==> flow/design.v <==
`timescale 1ns / 1ps
module dataReg #(parameter dataWidth=8)(
input i_clk,
input [dataWidth-1:0] i_data,
input i_data_valid,
output reg [dataWidth-1:0] o_data,
output reg o_data_valid
);
always @(posedge i_clk)
begin
    if(i_data_valid)
        o_data <= i_data;
    o_data_valid <= i_data_valid;
end
endmodule
`timescale 1ns / 1ps
module lineBuffer #(parameter dataWidth=8, imageWidth=512)(
input   i_clk,
input   [dataWidth-1:0] i_data,
input   i_data_valid,
output  [dataWidth-1:0] o_data,
output  o_data_valid
);
wire [dataWidth-1:0] w_data_out [imageWidth-1:0];
wire [imageWidth-1:0] w_data_valid;
assign o_data = w_data_out[imageWidth-1];
assign o_data_valid = w_data_valid[imageWidth-1];
generate
    genvar i;
    for(i=0;i<imageWidth;i=i+1)
    begin:loop
        if(i==0)
            dataReg #(.dataWidth(dataWidth))DR0(
                .i_clk(i_clk),
                .i_data(i_data),
                .i_data_valid(i_data_valid),
                .o_data(w_data_out[i]),
                .o_data_valid(w_data_valid[i])
            );
         else
            dataReg #(.dataWidth(dataWidth))DR(
                .i_clk(i_clk),
                .i_data(w_data_out[i-1]),
                .i_data_valid(i_data_valid),
                .o_data(w_data_out[i]),
                .o_data_valid(w_data_valid[i])
            );
    end
endgenerate
endmodule
`timescale 1ns / 1ps
module imageBuffer #(parameter dataWidth=1,kernelWidth=5,kernelHeight=5,imageWidth=256)(
input        i_clk,
input        i_rst,
input  [dataWidth-1:0] i_pixel_data,
input        i_pixel_data_valid,
output [kernelWidth*kernelHeight*dataWidth-1:0] o_data,
output       o_data_valid
);
integer counter;
integer outDataCounter;
reg data_valid_int;
always @(posedge i_clk)
if(i_rst)
begin
    counter <= 0;
    data_valid_int <= 1'b0;
end
else
begin
    if(i_pixel_data_valid & !data_valid_int)
        counter <= counter+1;
    else if(!i_pixel_data_valid & data_valid_int)
        counter <= counter-1;
    if(counter >= (((kernelHeight+1)/2)*imageWidth+(kernelWidth+1)/2))
        data_valid_int <= 1'b1;
    else
        data_valid_int <= 1'b0;
end
always @(posedge i_clk)
begin
    if(i_rst)
        outDataCounter <= 0;
    else if(outDataCounter==imageWidth-1 & data_valid_int)
        outDataCounter <= 0;
    else if(data_valid_int)
        outDataCounter <= outDataCounter+1;
end
assign o_data_valid = data_valid_int & (outDataCounter<imageWidth-kernelWidth+1);
wire [dataWidth-1:0] w_data_reg_out [kernelWidth*kernelHeight-1:0];
wire [kernelWidth*kernelHeight-1:0] w_data_reg_out_valid;
wire [dataWidth-1:0] line_buff_out [kernelHeight-2:0];
wire [kernelHeight-2:0] line_buff_out_valid;
generate
genvar i,j,k;
    for(i=kernelHeight-1;i>=0;i=i-1)
    begin:l1
        for(j=kernelWidth-1;j>=0;j=j-1)
        begin:l2
            for(k=0;k<dataWidth;k=k+1)
            begin:l3
                assign o_data[(kernelHeight-1-i)*kernelWidth*dataWidth+(kernelWidth-1-j)*dataWidth+k] = w_data_reg_out[i*kernelWidth+j][k];
            end
        end
    end
endgenerate
generate
    for(i=0;i<kernelHeight;i=i+1)
    begin:oloop
        for(j=0;j<kernelWidth;j=j+1)
        begin:iloop
            if(i==0&j==0)  
            begin
                dataReg #(.dataWidth(dataWidth))dR0(
                    .i_clk(i_clk),
                    .i_data(i_pixel_data),  
                    .i_data_valid(i_pixel_data_valid),
                    .o_data(w_data_reg_out[i*kernelWidth+j]),
                    .o_data_valid(w_data_reg_out_valid[i*kernelWidth+j])
                );
            end
            else if(j==0)  
            begin
                dataReg #(.dataWidth(dataWidth))dR1(
                    .i_clk(i_clk),
                    .i_data(line_buff_out[i-1]),  
                    .i_data_valid(i_pixel_data_valid),
                    .o_data(w_data_reg_out[i*kernelWidth+j]),
                    .o_data_valid(w_data_reg_out_valid[i*kernelWidth+j])
                );
            end
            else 
            begin
                dataReg #(.dataWidth(dataWidth))dR2(
                    .i_clk(i_clk),
                    .i_data(w_data_reg_out[i*kernelWidth+j-1]),  
                    .i_data_valid(i_pixel_data_valid),
                    .o_data(w_data_reg_out[i*kernelWidth+j]),
                    .o_data_valid(w_data_reg_out_valid[i*kernelWidth+j])
                );
            end
        end
    end
endgenerate
generate
    for(i=0;i<kernelHeight-1;i=i+1)
    begin:loop
        if(i==0)
        begin
            lineBuffer #(.dataWidth(dataWidth),.imageWidth(imageWidth-kernelWidth))lB0(
                .i_clk(i_clk),
                .i_data(w_data_reg_out[kernelWidth-1]),
                .i_data_valid(i_pixel_data_valid),
                .o_data(line_buff_out[i]),
                .o_data_valid(line_buff_out_valid[i])
            );
        end
        else
        begin
            lineBuffer #(.dataWidth(dataWidth),.imageWidth(imageWidth-kernelWidth))lB(
                .i_clk(i_clk),
                .i_data(w_data_reg_out[(i+1)*kernelWidth-1]),
                .i_data_valid(i_pixel_data_valid),
                .o_data(line_buff_out[i]),
                .o_data_valid(line_buff_out_valid[i])
            );        
        end
    end
endgenerate
endmodule
`timescale 1ns / 1ps
module imageBuffer2 #(parameter dataWidth=1,kernelWidth=2,kernelHeight=2,imageWidth=256)(
input        i_clk,
input        i_rst,
input  [dataWidth-1:0] i_pixel_data,
input        i_pixel_data_valid,
output [kernelWidth*kernelHeight*dataWidth-1:0] o_data,
output  reg  o_data_valid
);
integer counter;
always @(posedge i_clk)
if(i_rst)
begin
    counter <= 0;
    o_data_valid <= 1'b0;
end
else
begin
    if(i_pixel_data_valid & !o_data_valid)
        counter <= counter+1;
    else if(!i_pixel_data_valid & o_data_valid)
        counter <= counter-1;
    if(counter == (((kernelHeight)/2)*imageWidth+((kernelWidth)/2)) & i_pixel_data_valid)
        o_data_valid <= 1'b1;
    else if(counter > (((kernelHeight)/2)*imageWidth+(kernelWidth)/2))
        o_data_valid <= 1'b1;
    else
        o_data_valid <= 1'b0;
end
wire [dataWidth-1:0] w_data_reg_out [kernelWidth*kernelHeight-1:0];
wire [kernelWidth*kernelHeight-1:0] w_data_reg_out_valid;
wire [dataWidth-1:0] line_buff_out [kernelHeight-2:0];
wire [kernelHeight-2:0] line_buff_out_valid;
generate
genvar i,j,k;
    for(i=kernelHeight-1;i>=0;i=i-1)
    begin:l1
        for(j=kernelWidth-1;j>=0;j=j-1)
        begin:l2
            for(k=0;k<dataWidth;k=k+1)
            begin:l3
                assign o_data[(kernelHeight-1-i)*kernelWidth*dataWidth+(kernelWidth-1-j)*dataWidth+k] = w_data_reg_out[i*kernelWidth+j][k];
            end
        end
    end
endgenerate
generate
    for(i=0;i<kernelHeight;i=i+1)
    begin:oloop
        for(j=0;j<kernelWidth;j=j+1)
        begin:iloop
            if(i==0&j==0)  
            begin
                dataReg #(.dataWidth(dataWidth))dR0(
                    .i_clk(i_clk),
                    .i_data(i_pixel_data),  
                    .i_data_valid(i_pixel_data_valid),
                    .o_data(w_data_reg_out[i*kernelWidth+j]),
                    .o_data_valid(w_data_reg_out_valid[i*kernelWidth+j])
                );
            end
            else if(j==0)  
            begin
                dataReg #(.dataWidth(dataWidth))dR1(
                    .i_clk(i_clk),
                    .i_data(line_buff_out[i-1]),  
                    .i_data_valid(i_pixel_data_valid),
                    .o_data(w_data_reg_out[i*kernelWidth+j]),
                    .o_data_valid(w_data_reg_out_valid[i*kernelWidth+j])
                );
            end
            else 
            begin
                dataReg #(.dataWidth(dataWidth))dR2(
                    .i_clk(i_clk),
                    .i_data(w_data_reg_out[i*kernelWidth+j-1]),  
                    .i_data_valid(i_pixel_data_valid),
                    .o_data(w_data_reg_out[i*kernelWidth+j]),
                    .o_data_valid(w_data_reg_out_valid[i*kernelWidth+j])
                );
            end
        end
    end
endgenerate
generate
    for(i=0;i<kernelHeight-1;i=i+1)
    begin:loop
        if(i==0)
        begin
            lineBuffer #(.dataWidth(dataWidth),.imageWidth(imageWidth))lB0(
                .i_clk(i_clk),
                .i_data(i_pixel_data),
                .i_data_valid(i_pixel_data_valid),
                .o_data(line_buff_out[i]),
                .o_data_valid(line_buff_out_valid[i])
            );
        end
        else
        begin
            lineBuffer #(.dataWidth(dataWidth),.imageWidth(imageWidth))lB(
                .i_clk(i_clk),
                .i_data(line_buff_out[i-1]),
                .i_data_valid(i_pixel_data_valid),
                .o_data(line_buff_out[i]),
                .o_data_valid(line_buff_out_valid[i])
            );        
        end
    end
endgenerate
endmodule
`timescale 1ns / 1ps
module Convolution #(parameter ConvData=1)(
input i_clk,
input i_rst,
input i_data_valid,
input [71:0]i_data,
output reg o_data_valid,
output reg [23:0]o_data
    );
  integer i;
  reg [23:0] sum,mul;reg [23:0] BiasAdd,x;
  function [15:0] coeff;
    input integer n;
    case(n)
        0: coeff = 16'b1001011101000;
        1: coeff = 16'b1010001110000;
        2: coeff = 16'b111011010110;
        3: coeff = 16'b1100100101010;
        4: coeff = 16'b11111100;
        5: coeff = 16'b1001001111111;
        6: coeff = 16'b1100011011100;
        7: coeff = 16'b110010000000;
        8: coeff = 16'b1010010110010;
        9: coeff = 16'b1110111110101011;
        10: coeff = 16'b11100110000;
        11: coeff = 16'b1111011100111111;
        12: coeff = 16'b10101010010;
        13: coeff = 16'b1100100101011;
        14: coeff = 16'b101100111100;
        15: coeff = 16'b100001010000;
        16: coeff = 16'b111101000111;
        17: coeff = 16'b110011011000;
        18: coeff = 16'b1000100101000;
        19: coeff = 16'b10110111;
        20: coeff = 16'b1101011111000110;
        21: coeff = 16'b1001001010110;
        22: coeff = 16'b101110100001;
        23: coeff = 16'b1101101111101010;
        24: coeff = 16'b111001110000;
        25: coeff = 16'b1001111001100;
        26: coeff = 16'b1101111001111011;
        default: coeff = 16'b0;
    endcase
  endfunction
  function [23:0] bias;
    input integer n;
    case(n)
        0: bias = 24'b1011000100;
        1: bias = 24'b111111111011001001000010;
        2: bias = 24'b101000010000101;
        default: bias = 24'b0;
    endcase
  endfunction
wire [23:0] b_sel = bias(ConvData-1);
always@(posedge i_clk)
o_data_valid <= i_rst ? 1'b0 : i_data_valid;
always@(posedge i_clk)
begin
 sum = 0;x=0;
    for(i=9*(ConvData-1);i<(9*ConvData);i=i+1)
    begin
        mul = $signed(i_data[(i-(9*(ConvData-1)))*8+:8])*$signed(coeff(i));
        x=$signed(x)+$signed(mul);             
    end
    sum =  $signed(x);
    BiasAdd <= $signed(sum) + $signed(b_sel); 
         if(!b_sel[23] &!sum[23] & BiasAdd[23])  
               begin
                   o_data[23] <= 1'b0;
                   o_data[22:0] <= {23{1'b1}};
               end
           else if(b_sel[23] & sum[23] &  !BiasAdd[23])  
               begin
                   o_data[23] <= 1'b1;
                   o_data[22:0] <= {23{1'b0}};
               end
           else
                   o_data <= BiasAdd;
 end 
endmodule
`timescale 1ns / 1ps
module ReLu  #(parameter dataWidth=16,weightIntWidth=4) (
    input           clk,
    input           rst,
    input   [2*dataWidth-1:0]   ReLu_Input,
    input relu_data_valid_In,
    output reg relu_data_valid_Out,
    output  reg [dataWidth+3:0]  out
);
always @(posedge clk)
begin
    relu_data_valid_Out <= rst ? 1'b0 : relu_data_valid_In;
    if($signed(ReLu_Input) >= 0)
    begin
        if(|ReLu_Input[2*dataWidth-1-:weightIntWidth+1])  
            out <= {1'b0,{(dataWidth+3){1'b1}}};  
        else
            out <= ReLu_Input[2*dataWidth-2-weightIntWidth-:dataWidth+4];
    end
    else 
        out <= 0;      
end
endmodule
`timescale 1ns / 1ps
module maxpoolLogic #(parameter imageWidth=256)(
input   i_clk,
input   i_reset_n,
input   i_data_valid,
output o_data_valid
    );
 reg count;
 integer pixelCounter;
 assign o_data_valid = (i_data_valid && (pixelCounter<26) && count);
 always @(posedge i_clk)
 if(!i_reset_n)
 begin
    pixelCounter <= 0;
    count <= 1'b0;
 end
 else
 begin
    if(i_data_valid && pixelCounter == (2*imageWidth-1))
        pixelCounter <= 0;
    else if(i_data_valid) begin
        pixelCounter <= pixelCounter + 1;
    end
    if(i_data_valid)
        count <= ~count;
 end
 endmodule
`timescale 1ns / 1ps
module maxPooler(
    input   i_clk,
    input   i_rst,
    input[63:0] i_data_MP,
    input i_data_valid_MP,
    output reg [15:0] out_data_MP,
    output out_data_valid
    );
    integer i;
    reg [15:0] largest;
    always @(posedge i_clk) begin
        if(i_data_valid_MP)begin
            largest = i_data_MP[15:0];
            for(i=0;i<4;i=i+1)
            begin
                if(i_data_MP[16*i +: 16] > largest)
                    largest = i_data_MP[i*16+:16];
            end
            out_data_MP <= largest;
        end
    end
 maxpoolLogic  #(.imageWidth(26)) MDL(
    .i_clk(i_clk),
    .i_reset_n(!i_rst),
    .i_data_valid(i_data_valid_MP),
    .o_data_valid(out_data_valid)
 );
endmodule
`timescale 1ns / 1ps
module Conv_ReLu_MaxPool #(parameter ConvKernel=1)
                           (input[71:0] inputData,
                           input inputValid,
                           input clk,
                           input rst,
                           output[15:0] MP_Out,
                           output MPOut_valid
    );
    wire out_data_valid;
    wire[71:0] out_data;
    wire data_conv_valid;
    wire[23:0] conv_data;
    wire relu_data_valid_Out;
    wire[15:0]relu_out;
    wire[63:0] Out;
    wire Out_valid;
    Convolution #(.ConvData(ConvKernel))conv (
    .i_clk(clk),
    .i_rst(rst),
    .i_data_valid(inputValid),
    .i_data(inputData),
    .o_data_valid(data_conv_valid),
    .o_data(conv_data)
        );
    ReLu  #(.dataWidth(12),.weightIntWidth(0)) ReLu 
        (.clk(clk), .rst(rst),
        .ReLu_Input(conv_data),
        .relu_data_valid_In(data_conv_valid),
        .relu_data_valid_Out(relu_data_valid_Out),
        .out(relu_out));
     imageBuffer2 #(.dataWidth(16),.kernelWidth(2),.kernelHeight(2),.imageWidth(26)) IB2 (
               . i_clk(clk),
               .i_rst(rst),
               .i_pixel_data(relu_out),
               .i_pixel_data_valid(relu_data_valid_Out),
               .o_data(Out), 
               .o_data_valid(Out_valid) 
             );
      maxPooler MP(
                 .i_clk(clk),
                 .i_rst(rst),
                 .i_data_MP(Out),
                 .i_data_valid_MP(Out_valid),
                 .out_data_MP(MP_Out),
                 .out_data_valid(MPOut_valid)
                 );
endmodule
`timescale 1ns / 1ps
module cnn_layer1 (
    input         clk,
    input         rst,
    input  [7:0]  pix_in,
    input         pix_valid,
    output [15:0] mp_out0,
    output        mp_valid0,
    output [15:0] mp_out1,
    output        mp_valid1,
    output [15:0] mp_out2,
    output        mp_valid2
);
    wire [71:0] win_data;
    wire        win_valid;
    imageBuffer #(.dataWidth(8),.kernelWidth(3),.kernelHeight(3),.imageWidth(28)) IB (
        .i_clk(clk),
        .i_rst(rst),
        .i_pixel_data(pix_in),
        .i_pixel_data_valid(pix_valid),
        .o_data(win_data),
        .o_data_valid(win_valid)
    );
    Conv_ReLu_MaxPool #(.ConvKernel(1)) CRM1 (
        .inputData(win_data), .inputValid(win_valid), .clk(clk), .rst(rst),
        .MP_Out(mp_out0), .MPOut_valid(mp_valid0));
    Conv_ReLu_MaxPool #(.ConvKernel(2)) CRM2 (
        .inputData(win_data), .inputValid(win_valid), .clk(clk), .rst(rst),
        .MP_Out(mp_out1), .MPOut_valid(mp_valid1));
    Conv_ReLu_MaxPool #(.ConvKernel(3)) CRM3 (
        .inputData(win_data), .inputValid(win_valid), .clk(clk), .rst(rst),
        .MP_Out(mp_out2), .MPOut_valid(mp_valid2));
endmodule
# == Reports on cnn_layer1 ==
# What the tools print for cnn_layer1, step after step.
# Lines are those of the file above, counted from 1.
# Operators carry their Yosys type and port widths (W data, S select, Z words).
# Cell names lack the library's common part.
# The mark n/a stands for no value.
# setup
top,cnn_layer1
clk_port,clk
cell_library,sky130hd
pvt_corner,tt_025C_1v80

# == After elaboration ==
# Source: Yosys, flattened and elaborated. Widths are those after wreduce. Registers that Yosys merges into a memory's read port (data or address) are not register bits. Print and check cells do not count. Equal cells are merged and count once.
# classes
div,0
compare,20
shifts,0
n_addsub,39
n_eq,7
mul,27
n_reduce_logical,29
bitwise,22
muxes,36
# op_table
op,count
$mul A8 B13 Y21 const B,6
$mul A8 B14 Y22 const B,5
$mul A8 B11 Y19 const B,4
$mul A8 B12 Y20 const B,3
$mul A8 B9 Y17 const B,3
$mul A8 B10 Y18 const B,2
$mux W16,18
$add A32 B2 Y32 const B,8
$mux W32,8
$mul A8 B15 Y23 const B,1
$add A24 B21 Y24,7
$add A24 B22 Y24,7
$gt A16 B16 Y1,9
$sub A32 B2 Y32 const B,4
$lt A32 B6 Y1 const B,4
$eq A32 B6 Y1 const B,4
$mul A8 B8 Y16 const B,1
$mul A8 B7 Y15 const B,1
$gt A32 B6 Y1 const B,3
$eq A32 B7 Y1 const B,3
$mul A8 B6 Y14 const B,1
$ge A24 B1 Y1 const B,3
$add A23 B21 Y24,2
$add A24 B16 Y24 const B,2
$add A24 B23 Y24,2
$mux W15,3
$ge A32 B7 Y1 const B,1
$add A23 B23 Y24,1
# Not listed: further kinds 13, cells in them 64.
# bits
word_cells,357
latchBits,0
ramBits,0
register_bits,2321
mem_count,0
output_inout_bits,51
clocked_rd_ports_x_width,0
mem_bits_ro,0

# == Longest topological paths ==
# Depth = most cells in a row (Yosys ltp): at word level without a register or memory, in the mapped netlist without a sequential cell, where the memories' decode and read muxes count.
# depth
word_depth,11
ABC_AREA,1
depth_mapped,51
ltp_nobuf,51

# == After synthesis ==
# The flow's flattened synthesis, as Yosys stat reports it; memories are mapped. The netlist is that of the ABC_AREA named above (0 if unset); the other value can give another one.
# by_type
cell,count,area_total_um2
edfxtp_1,1864,5.6E+04
fa_1,1123,2.25E+04
ha_1,1466,1.83E+04
inv_1,2790,1.05E+04
dfxtp_1,415,8.31E+03
nand2_1,1646,6.18E+03
a21oi_1,577,2887.77
nor2_1,700,2627.52
nand3_1,504,2.52E+03
xor2_1,268,2.35E+03
o21ai_0,308,1.54E+03
xnor2_1,164,1.44E+03
nand4_1,129,807.024
nor3_1,132,660.634
o21bai_1,59,442.925
nor4_1,66,412.896
or2_2,60,375.36
o211ai_1,43,322.81
# Other cell types: 51; their cells: 481.
# mapped
ff_cells,2279
mapped_area_um2,141454.4
cells,12795

# == Worst setup path after synthesis ==
# OpenSTA on the mapped netlist: ideal clock, no wires. The path of least setup slack (recovery checks aside). Input and output delay are each 20% of the period. Register names are those of the netlist, which keeps one name where synthesis merged equal registers.
# synth_timing
path_kind,register to register
startpoint,register (no name shown)
endpoint,register CRM3.IB2.counter[29]
required_ns,13.891
stages,16
setup_slack_ns,-21.649
arrival_ns,35.540
tclk_ns,14.0
delay_ns,35.649
launch_ns,0.000
period_less_setup_slack_ns,35.649
# "delay_ns" is the arrival time less input delay plus setup time.
# "stages": output pins that drive a net of the path, with the launching flip-flop's if there is one; two outputs of one cell count as two.
# "period_less_setup_slack_ns" = period - worst setup slack (recovery checks aside). The figure is calculated, with input and output delays left at 20% of the set period.
# The rows between start and end are the longest chain of elaborated cells between them; the timing report does not say that the signal goes this way. Where chains are equally long, one stands for them.
# A line is the first line of the expression or statement that the cell stems from. Yosys adds cells for indexed reads and writes and turns some case tables into memories.
# At most two assigning lines are given for a register; there are more.
# synth_via
path_cell_list,dfxtp_1 -> ha_1 -> inv_1 -> ha_1 -> a21oi_1 -> nand2_1 -> a21boi_0 -> inv_1 -> a21oi_1 -> inv_1 -> nand3_1 -> nand2_1 -> a21oi_1 -> o21ai_0 -> nand2_1 -> inv_1
elab_chain_cells,4
cells_between,6
lines_between,2
cone_classes,mux (2); logic (2); reduce/logical (2)
# synth_lines
element,line,text
$logic_not A1 Y1,191,else if(!i_pixel_data_valid & o_data_valid)
$and A1 B1 Y1,191,
$mux W32,191,
$mux W32,189,if(i_pixel_data_valid & !o_data_valid)
to (assign),190,counter <= counter+1;
to (assign),192,counter <= counter-1;
to (decl),180,integer counter;

# == Path in the finished layout ==
# From the final timing report of record 1: the path of least setup slack in the routed layout; clock arrival at registers is part of the times.
# layout_timing
path_kind,register to register
startpoint,register IB.oloop[1].iloop[0].genblk1.genblk1.dR1.o_data[0]
endpoint,register CRM2.conv.BiasAdd[23]
tclk_ns,19.1
launch_ns,1.07
arrival_ns,14.34
setup_slack_ns,5.72
stages,47
required_ns,20.06
# The rows between start and end are the longest chain of elaborated cells between them; the timing report does not say that the signal goes this way. Where chains are equally long, one stands for them.
# layout_via
path_cell_list,edfxtp_1 -> buf_4 -> ha_1 -> inv_1 -> fa_1 -> inv_1 -> ha_1 -> inv_1 -> fa_1 -> inv_1 -> ha_1 -> inv_1 -> fa_1 -> inv_1 -> a31oi_1 -> o21ai_0 -> a31oi_1 -> o21ai_0 -> (+11 left out) -> inv_1 -> fa_1 -> fa_1 -> inv_1 -> ha_1 -> nand2_1 -> inv_1 -> nand3_1 -> nor3_1 -> nand3b_1 -> nand3_1 -> nand2_1 -> nand2_1 -> nand2_1 -> nor2_1 -> nand2_1 -> nand2_1 -> nand2_1
elab_chain_cells,6
cells_between,6
lines_between,3
cone_classes,add/sub (5); mul (1)
# layout_lines
element,line,text
from (decl),6,"output reg [dataWidth-1:0] o_data,"
from (assign),12,o_data <= i_data;
$mul A8 B11 Y19,342,mul = $signed(i_data[(i-(9*(ConvData-1)))*8+:8])*$signed(coeff(i));
$add A24 B21 Y24 x4,343,x=$signed(x)+$signed(mul);
$add A24 B16 Y24,346,BiasAdd <= $signed(sum) + $signed(b_sel);
to (assign),346,
to (decl),291,"reg [23:0] sum,mul;reg [23:0] BiasAdd,x;"

# Design cnn_layer1 on sky130hd. What follows are 3 stored runs of the flow, each under its own settings; their order means nothing. The constraints put input and output delay at 20% of the set period each and load the outputs with 0.01 pF.
# "clock_period_reached_ns": clock period set for the run, less the worst setup slack. It is reckoned from that one timing run; input and output delays stay at 20% of the period that was set.
# "worstPathTime_ns": the worst setup path's part of the clock period (all of it between registers, 20% less for each end at a port) less its slack. A launch clock that arrives late makes it longer, a capture clock that arrives late makes it shorter.
# Settings: . = not set for that run.
setting or result,record 1,record 2,record 3
ABC_AREA,1,1,0
CELL_PAD_IN_SITES_DETAIL_PLACEMENT,2,.,.
CELL_PAD_IN_SITES_GLOBAL_PLACEMENT,3,3,1
CORE_ASPECT_RATIO,1.03,0.83,.
CORE_MARGIN,4,7,3
CORE_UTILIZATION,20,20,68
CTS_CLUSTER_DIAMETER,32,32,.
GPL_ROUTABILITY_DRIVEN,0,.,.
GPL_TIMING_DRIVEN,1,1,0
HOLD_SLACK_MARGIN,-0.04,.,.
MAX_ROUTING_LAYER,met5,met4,met4
MIN_ROUTING_LAYER,met2,met2,.
PLACE_DENSITY_LB_ADDON,0.01,0.01,0.11
SLEW_MARGIN,35,35,20
period_ns,19.1,19.1,21.8
CAP_MARGIN,20,20,20
CTS_CLUSTER_SIZE,.,.,86
finish.utilization_pct,25.4,25.2,75.0
worstPathTime_ns,13.38,12.39,14.18
critical_path_kind,register to register,register to register,register to register
synth_area_um2,141454.4,141454.4,135615.1
timing.setup.tns_ns,0.000,0.000,0.000
final_stdcell_area_um2,179154.0,177582.0,148451.0
hold_ws_ns,0.352,0.337,0.328
clock_period_reached_ns,13.380,12.394,14.176
die_footprint_um2,720791.0,731114.0,204829.0
setup_ws_ns,5.720,6.706,7.624
